==> flow/design.v <==
`timescale 1ns / 1ps
module counter #(size = 8) (clk, rst, ld, ld_val, en, up, val);
    input                 clk, rst, ld, en, up;
    input      [size-1:0] ld_val;
    output reg [size-1:0] val;
    always @(posedge clk, posedge rst) begin
        if (rst) begin
            val <= 0;
        end else if (ld) begin
            val <= ld_val;
        end else if (en) begin
            val <= (up) ? val+1 : val-1;
        end
    end
endmodule
module barrelshift #(size = 8) (barrel_in, barrel, right, barrel_out);
    input      signed [size-1:0] barrel_in;
    input                  [3:0] barrel;
    input                        right;
    output reg signed [size-1:0] barrel_out;
    always @(barrel_in, barrel, right) begin
        barrel_out = barrel_in;
        if (barrel == 1) begin
            barrel_out = (right) ? barrel_in >>> 1 : barrel_in <<< 1;
        end else if (barrel == 2) begin
            barrel_out = (right) ? barrel_in >>> 2 : barrel_in <<< 2;
        end else if (barrel == 3) begin
            barrel_out = (right) ? barrel_in >>> 3 : barrel_in <<< 3;
        end else if (barrel == 4) begin
            barrel_out = (right) ? barrel_in >>> 4 : barrel_in <<< 4;
        end else if (barrel == 5) begin
            barrel_out = (right) ? barrel_in >>> 5 : barrel_in <<< 5;
        end else if (barrel == 6) begin
            barrel_out = (right) ? barrel_in >>> 6 : barrel_in <<< 6;
        end else if (barrel == 7) begin
            barrel_out = (right) ? barrel_in >>> 7 : barrel_in <<< 7;
        end else if (barrel == 8) begin
            barrel_out = (right) ? barrel_in >>> 8 : barrel_in <<< 8;
        end else if (barrel == 9) begin
            barrel_out = (right) ? barrel_in >>> 9 : barrel_in <<< 9;
        end else if (barrel == 10) begin
            barrel_out = (right) ? barrel_in >>> 10 : barrel_in <<< 10;
        end else if (barrel == 11) begin
            barrel_out = (right) ? barrel_in >>> 11 : barrel_in <<< 11;
        end else if (barrel == 12) begin
            barrel_out = (right) ? barrel_in >>> 12 : barrel_in <<< 12;
        end else if (barrel == 13) begin
            barrel_out = (right) ? barrel_in >>> 13 : barrel_in <<< 13;
        end else if (barrel == 14) begin
            barrel_out = (right) ? barrel_in >>> 14 : barrel_in <<< 14;
        end else if (barrel == 15) begin
            barrel_out = (right) ? barrel_in >>> 15 : barrel_in <<< 15;
        end
    end
endmodule
module register #(size = 8) (clk, rst, ld, ld_val, val);
    input clk, rst, ld;
    input      signed [size-1:0] ld_val;
    output reg signed [size-1:0] val;
    always @(posedge clk, posedge rst) begin
        if (rst) begin
            val <= 0;
        end else if (ld) begin
            val <= ld_val;
        end
    end
endmodule
module cordic (clk, rst, s, angle, done, sine, cosine);
    input                   clk, rst, s;
    input   signed  [31:0]  angle;
    output  reg             done;
    output  signed  [31:0]  sine, cosine;
    reg              [1:0]  y, yn;
    wire                    z;
    wire             [3:0]  cntr_val0;
    wire    signed  [31:0]  atan [0:15];
    reg                     reg_ld_angle, reg_ld_sine, reg_ld_cosine, cntr_ld0, cntr_en0;
    wire    signed  [31:0]  reg_ld_val_angle, reg_ld_val_sine, reg_ld_val_cosine;
    wire    signed  [31:0]  reg_val_angle, reg_val_sine, reg_val_cosine, bshft_val_cosine, bshft_val_sine;
    assign atan[0]  = 450_000_000;
    assign atan[1]  = 265_650_512;
    assign atan[2]  = 140_362_435;
    assign atan[3]  = 071_250_163;
    assign atan[4]  = 035_763_344;
    assign atan[5]  = 017_899_106;
    assign atan[6]  = 008_951_737;
    assign atan[7]  = 004_476_142;
    assign atan[8]  = 002_381_050;
    assign atan[9]  = 001_119_057;
    assign atan[10] = 000_559_529;
    assign atan[11] = 000_279_765;
    assign atan[12] = 000_139_882;
    assign atan[13] = 000_069_941;
    assign atan[14] = 000_034_971;
    assign atan[15] = 000_017_485;
    always @(posedge clk, posedge rst) begin
        if (rst) begin
            y <= 0;
        end else begin
            y <= yn;
        end
    end
    always @(y, s, z) begin
        case (y)
            0: begin
                if (~s) begin
                    yn <= 0;
                end else begin
                    yn <= 1;
                end
            end
            1: begin
                if (~z) begin
                    yn <= 1;
                end else begin
                    yn <= 2;
                end
            end
            2: begin
                if (s) begin
                    yn <= 2;
                end else begin
                    yn <= 0;
                end
            end
            default: yn <= 2'bxx;
        endcase
    end
    always @(y, s) begin
        reg_ld_angle = 0; reg_ld_sine = 0; reg_ld_cosine = 0; cntr_ld0 = 0; cntr_en0 = 0; done = 0;
        case (y)
            0: begin
                reg_ld_angle = 1; cntr_ld0 = 1;
                if (s) begin
                    reg_ld_sine = 1; reg_ld_cosine = 1;
                end
            end
            1: begin
                reg_ld_angle = 1; reg_ld_sine = 1; reg_ld_cosine = 1; cntr_en0 = 1;
            end
            2: begin
                done = 1;
            end
        endcase
    end
    assign reg_ld_val_angle = (y == 0) ? angle : (reg_val_angle >= 000_000_000) ? 
        reg_val_angle - atan[cntr_val0] : reg_val_angle + atan[cntr_val0];
    assign reg_ld_val_cosine = (y == 0) ? 006_073_000 : (reg_val_angle >= 000_000_000) ?
        reg_val_cosine - bshft_val_sine : reg_val_cosine + bshft_val_sine;
    assign reg_ld_val_sine = (y == 0) ? 000_000_000 : (reg_val_angle >= 000_000_000) ?
        reg_val_sine + bshft_val_cosine : reg_val_sine - bshft_val_cosine;
    assign z = (cntr_val0 == 15);
    counter   #(4) c0 (clk, rst, cntr_ld0, 0, cntr_en0, 1, cntr_val0);
    register #(32) r_angle (clk, rst, reg_ld_angle, reg_ld_val_angle, reg_val_angle);
    register #(32) r_cosine (clk, rst, reg_ld_cosine, reg_ld_val_cosine, reg_val_cosine);
    register #(32) r_sine (clk, rst, reg_ld_sine, reg_ld_val_sine, reg_val_sine);
    barrelshift #(32) b_cosine (reg_val_cosine, cntr_val0, 1, bshft_val_cosine);
    barrelshift #(32) b_sine (reg_val_sine, cntr_val0, 1, bshft_val_sine);
    assign sine = reg_val_sine;
    assign cosine = reg_val_cosine;
endmodule
Tool chain data of cordic
The steps from the RTL of cordic to its reports follow in flow order.
Line numbers count from 1 in the design file above.
Cell names lack the library's common part.
Not given: --

set-up
  top module = cordic
  clock input = clk
  cell library = sky130hd
  library corner = tt_025C_1v80

Word-level counts
Yosys after proc, flatten, opt, wreduce and memory -nomap, before mapping. Memory bits, and registers merged into a memory's read port (data or address), are not among the register bits. Print and check cells are not counted.

bit counts
  register bits after elaboration = 102
  input bits = 35
  output and inout bits = 65
  word-level cells = 83

cells by class
  add/sub/neg operators = 7
  $lt $le $gt $ge = 1
  eq/ne operators = 17
  muxes and demuxes = 49
  reductions and logical operators = 4

operators with widths
  kind                                                                                   count
  31-bit two-way mux                                                                     30
  32-bit case mux with 16-bit select                                                     1
  32-bit two-way mux                                                                     6
  32-bit adder                                                                           3
  32-bit subtractor                                                                      3
  32-bit by 1-bit greater-or-equal comparator with 1-bit output (second input constant)  1
  4-bit == test (second input constant)                                                  8
  4-bit by 3-bit == test with 1-bit output (second input constant)                       4
  4-bit by 2-bit == test with 1-bit output (second input constant)                       2
  4-bit two-way mux                                                                      2
  2-bit case mux with 3-bit select                                                       1
  1-bit two-way mux                                                                      6
  4-bit by 1-bit adder with 4-bit output (second input constant)                         1
  4-bit by 1-bit == test with 1-bit output (second input constant)                       1
  4-bit zero test                                                                        1
  2-bit two-way mux                                                                      2
  2-bit by 1-bit == test with 1-bit output (second input constant)                       1
  2-bit == test (second input constant)                                                  1
  2-bit zero test                                                                        1
  2-bit nonzero test                                                                     1
  2-bit OR reduction                                                                     1
  1-bit case mux with 2-bit select                                                       1

Logic depth
Longest topological path by Yosys (ltp), each cell counted once; first at word level (registers and memories cut), then after technology mapping (sequential cells cut; the memories' decode and read muxes count).

depth
  depth in word-level cells = 19
  ABC_AREA = 1
  mapped depth = 42
  gate-level depth less buffers = 40

After synthesis
Yosys stat after the flow's synthesis: flattened, memories mapped to cells. It holds for the ABC_AREA given above (unset counts as 0); a run with the other value may have another netlist.
Totals and module areas in this step are rounded.

cell types
  type      count  total area (um^2)
  nand2_1   989    3712.31
  dfrtp_1   102    2.55E+03
  a21oi_1   338    1.69E+03
  inv_1     382    1.43E+03
  o21ai_0   283    1.42E+03
  ha_1      106    1.33E+03
  nor2_1    286    1073.53
  nand3_1   172    860.826
  xor2_1    79     691.914
  clkbuf_1  115    431.664
  a221oi_1  42     367.853
  a211oi_1  44     330.317
  o22ai_1   52     325.312
  buf_2     62     310.298
  o211ai_1  31     232.723
  nor3_1    42     210.202
  nand4_1   33     206.448
  xnor2_1   23     201.443

Other cell types: 44; their cells: 301.

mapped netlist
  mapped cells = 3482
  mapped area = 19600 um^2
  sequential part of the area = 2580 um^2
  flip-flop cells = 103
  buffer cells = 207

Worst setup path after synthesis
Source: OpenSTA report_checks on the synthesized netlist (no wires, ideal clock, input and output delay 20% of the period each), path of least setup slack; recovery checks are left aside. Register names are those of the netlist, which keeps one name where synthesis merged equal registers.

timing path after synthesis
  path type = register to register
  start = register c0.val[0]
  end = register r_cosine.val[25]
  clock period = 7.5 ns
  setup time = 0.134 ns
  time at the first pin = 0.000 ns
  arrival = 4.820 ns
  data required time = 7.366 ns
  path slack = 2.546 ns
  delay of the path = 4.954 ns
  stages = 38
  buffers on the path = 2
  synthesis period reached = 4.954 ns

"delay of the path" is the arrival time less input delay plus setup time.
"stages": output pins that drive a net of the path, with the launching flip-flop's if there is one; two outputs of one cell count as two.
"synthesis period reached" is the clock period less the worst setup slack; recovery checks do not enter. This is arithmetic on one report: input and output delays are still those of the set period (20% each).
The rows between start and end are the longest chain of elaborated cells between them; the timing report does not say that the signal goes this way. Where chains are equally long, one stands for them.
A line is the first line of the expression or statement that the cell stems from. Yosys adds cells for indexed reads and writes and turns some case tables into memories.
At most two assigning lines are given for a register; there are more.

between the ends, after synthesis
  cell sequence = dfrtp_1 inv_1 ha_1 inv_2 nor2_2 inv_2 buf_4 buf_2 o21ai_0 inv_1 nand2_1 nand2_1 nand2_1 nand2_1 nand2_1 nand2_1 nand2_1 nand2_1 (+2 left out) ha_1 inv_1 o21ai_0 inv_1 ha_1 nand2_1 nand2_1 a21oi_1 o21ai_0 a21oi_1 o21ai_0 inv_1 o21ai_0 a21oi_1 o21ai_0 nand2_1 a21boi_0 o22ai_1
  length of the longest elaborated chain = 19
  elaborated cells on any way between the ends = 34
  those cells by class = add/sub (2); eq/ne (15); mux (17)

ends and longest elaborated chain, after synthesis
  what                   line  source
  start: declaration     5     output reg [size-1:0] val;
  start: assignment      10    val <= ld_val;
  start: assignment      12    val <= (up) ? val+1 : val-1;
  4-bit == test          51    end else if (barrel == 15) begin
  31-bit two-way mux     51
  31-bit two-way mux     49    end else if (barrel == 14) begin
  31-bit two-way mux     47    end else if (barrel == 13) begin
  31-bit two-way mux     45    end else if (barrel == 12) begin
  31-bit two-way mux     43    end else if (barrel == 11) begin
  31-bit two-way mux     41    end else if (barrel == 10) begin
  (+4 left out)          --
  31-bit two-way mux     31    end else if (barrel == 5) begin
  31-bit two-way mux     29    end else if (barrel == 4) begin
  31-bit two-way mux     27    end else if (barrel == 3) begin
  31-bit two-way mux     25    end else if (barrel == 2) begin
  31-bit two-way mux     23    if (barrel == 1) begin
  32-bit adder           149   reg_val_cosine - bshft_val_sine : reg_val_cosine + bshft_val_sine;
  32-bit two-way mux x2  148   assign reg_ld_val_cosine = (y == 0) ? 006_073_000 : (reg_val_angle >= 000_000_000) ?
  end: assignment        62    val <= 0;
  end: assignment        64    val <= ld_val;
  end: declaration       59    output reg signed [size-1:0] val;

Worst path after layout
From the final timing report of run 1: the path of least setup slack in the routed layout; clock arrival at registers is part of the times.

timing path post-layout
  path type = register to register
  start = register c0.val[2]
  end = register r_angle.val[29]
  clock period = 6.5 ns
  setup time = 0.11 ns
  time at the first pin = 0.43 ns
  arrival = 6.22 ns
  data required time = 6.81 ns
  path slack = 0.59 ns
  stages = 27
  buffers on the path = 3

The rows between start and end are the longest chain of elaborated cells between them; the timing report does not say that the signal goes this way. Where chains are equally long, one stands for them.
At most two assigning lines are given for a register; there are more.

between the ends, post-layout
  cell sequence = dfrtp_2 buf_4 nor2_4 nand2_1 buf_4 nand2_1 inv_1 nand2_1 inv_2 nand2_1 inv_2 nor2_1 inv_1 nor2_1 nand2_1 o21ai_4 buf_4 xor2_1 ha_1 a21oi_1 o221ai_1 a221oi_1 nand2_1 a31o_2 or2_2 nand3_1 nand2_1
  length of the longest elaborated chain = 5
  elaborated cells on any way between the ends = 21
  those cells by class = add/sub (2); eq/ne (15); mux (3); reduce/logical (1)

ends and longest elaborated chain, post-layout
  what                                line  source
  start: declaration                  5     output reg [size-1:0] val;
  start: assignment                   10    val <= ld_val;
  start: assignment                   12    val <= (up) ? val+1 : val-1;
  4-bit == test                       147   reg_val_angle - atan[cntr_val0] : reg_val_angle + atan[cntr_val0];
  32-bit case mux with 16-bit select  147
  32-bit adder                        147
  32-bit two-way mux x2               146   assign reg_ld_val_angle = (y == 0) ? angle : (reg_val_angle >= 000_000_000) ?
  end: assignment                     62    val <= 0;
  end: assignment                     64    val <= ld_val;
  end: declaration                    59    output reg signed [size-1:0] val;

Subject: flow runs of cordic

Hi,

Record of 5 stored runs of the RTL-to-layout flow on cordic, platform sky130hd. The runs are unordered. Constraints: input delay and output delay 20% of the set period each, output load 0.01 pF.
"reached clock period" means the clock period less the worst setup slack. The figure is calculated, with input and output delays left at 20% of the set period.
By "critical setup path time" is meant the share of the clock period that the worst setup path is allowed (20% is reserved at inputs, 20% at outputs), minus its slack. Clock arrival times at its registers enter into it.
Measured values are rounded.
Settings: n/a = not set for that run.
Results: n/a = not shown.

item                                           run 1                 run 2  run 3  run 4                 run 5
ABC_AREA                                       1                     n/a    n/a    0                     n/a
CORE_UTILIZATION                               44                    20     33     18                    40
CTS_CLUSTER_DIAMETER                           92                    n/a    n/a    254                   n/a
GPL_ROUTABILITY_DRIVEN                         1                     0      0      0                     n/a
MAX_ROUTING_LAYER                              met5                  n/a    n/a    met5                  n/a
MIN_ROUTING_LAYER                              met1                  met2   met1   n/a                   n/a
PLACE_DENSITY                                  0.95                  n/a    n/a    n/a                   n/a
SETUP_SLACK_MARGIN                             0.33                  0.7    3.04   0.5                   0.3
period_ns                                      6.5                   4.01   10.5   4.69                  7.5
CAP_MARGIN                                     20                    20     35     20                    20
CORE_MARGIN                                    2                     9      2      10                    2
SLEW_MARGIN                                    20                    10     10     40                    20
CELL_PAD_IN_SITES_DETAIL_PLACEMENT             n/a                   1      2      n/a                   n/a
CELL_PAD_IN_SITES_GLOBAL_PLACEMENT             n/a                   1      n/a    0                     1
CORE_ASPECT_RATIO                              n/a                   0.58   n/a    0.56                  0.58
CTS_CLUSTER_SIZE                               n/a                   21     23     86                    n/a
HOLD_SLACK_MARGIN                              n/a                   0.15   n/a    0.11                  0.15
GPL_TIMING_DRIVEN                              n/a                   n/a    0      n/a                   n/a
PLACE_DENSITY_LB_ADDON                         n/a                   n/a    0.19   0.24                  n/a
TNS_END_PERCENT                                n/a                   n/a    n/a    85                    n/a
chip area in the Yosys report (um^2)           19600                 n/a    n/a    19200                 19200
full die area (um^2)                           46300                 n/a    n/a    121000                49900
standard-cell area of the final layout (um^2)  21600                 n/a    n/a    34000                 21700
post-route utilization                         0.489                 n/a    n/a    0.322                 0.455
setup slack of the worst path (ns)             0.593                 n/a    n/a    -1.15                 0.550
final setup TNS (ns)                           0.000                 n/a    n/a    -47.5                 0.000
smallest hold slack (ns)                       0.530                 n/a    n/a    0.569                 0.518
reached clock period (ns)                      5.907                 n/a    n/a    5.843                 6.950
critical setup path time (ns)                  5.91                  n/a    n/a    5.84                  6.95
critical path kind                             register to register  n/a    n/a    register to register  register to register

Run 2: no results, routing failed with GRT-0116
Run 3: no results, routing failed with ODB-0269

Regards
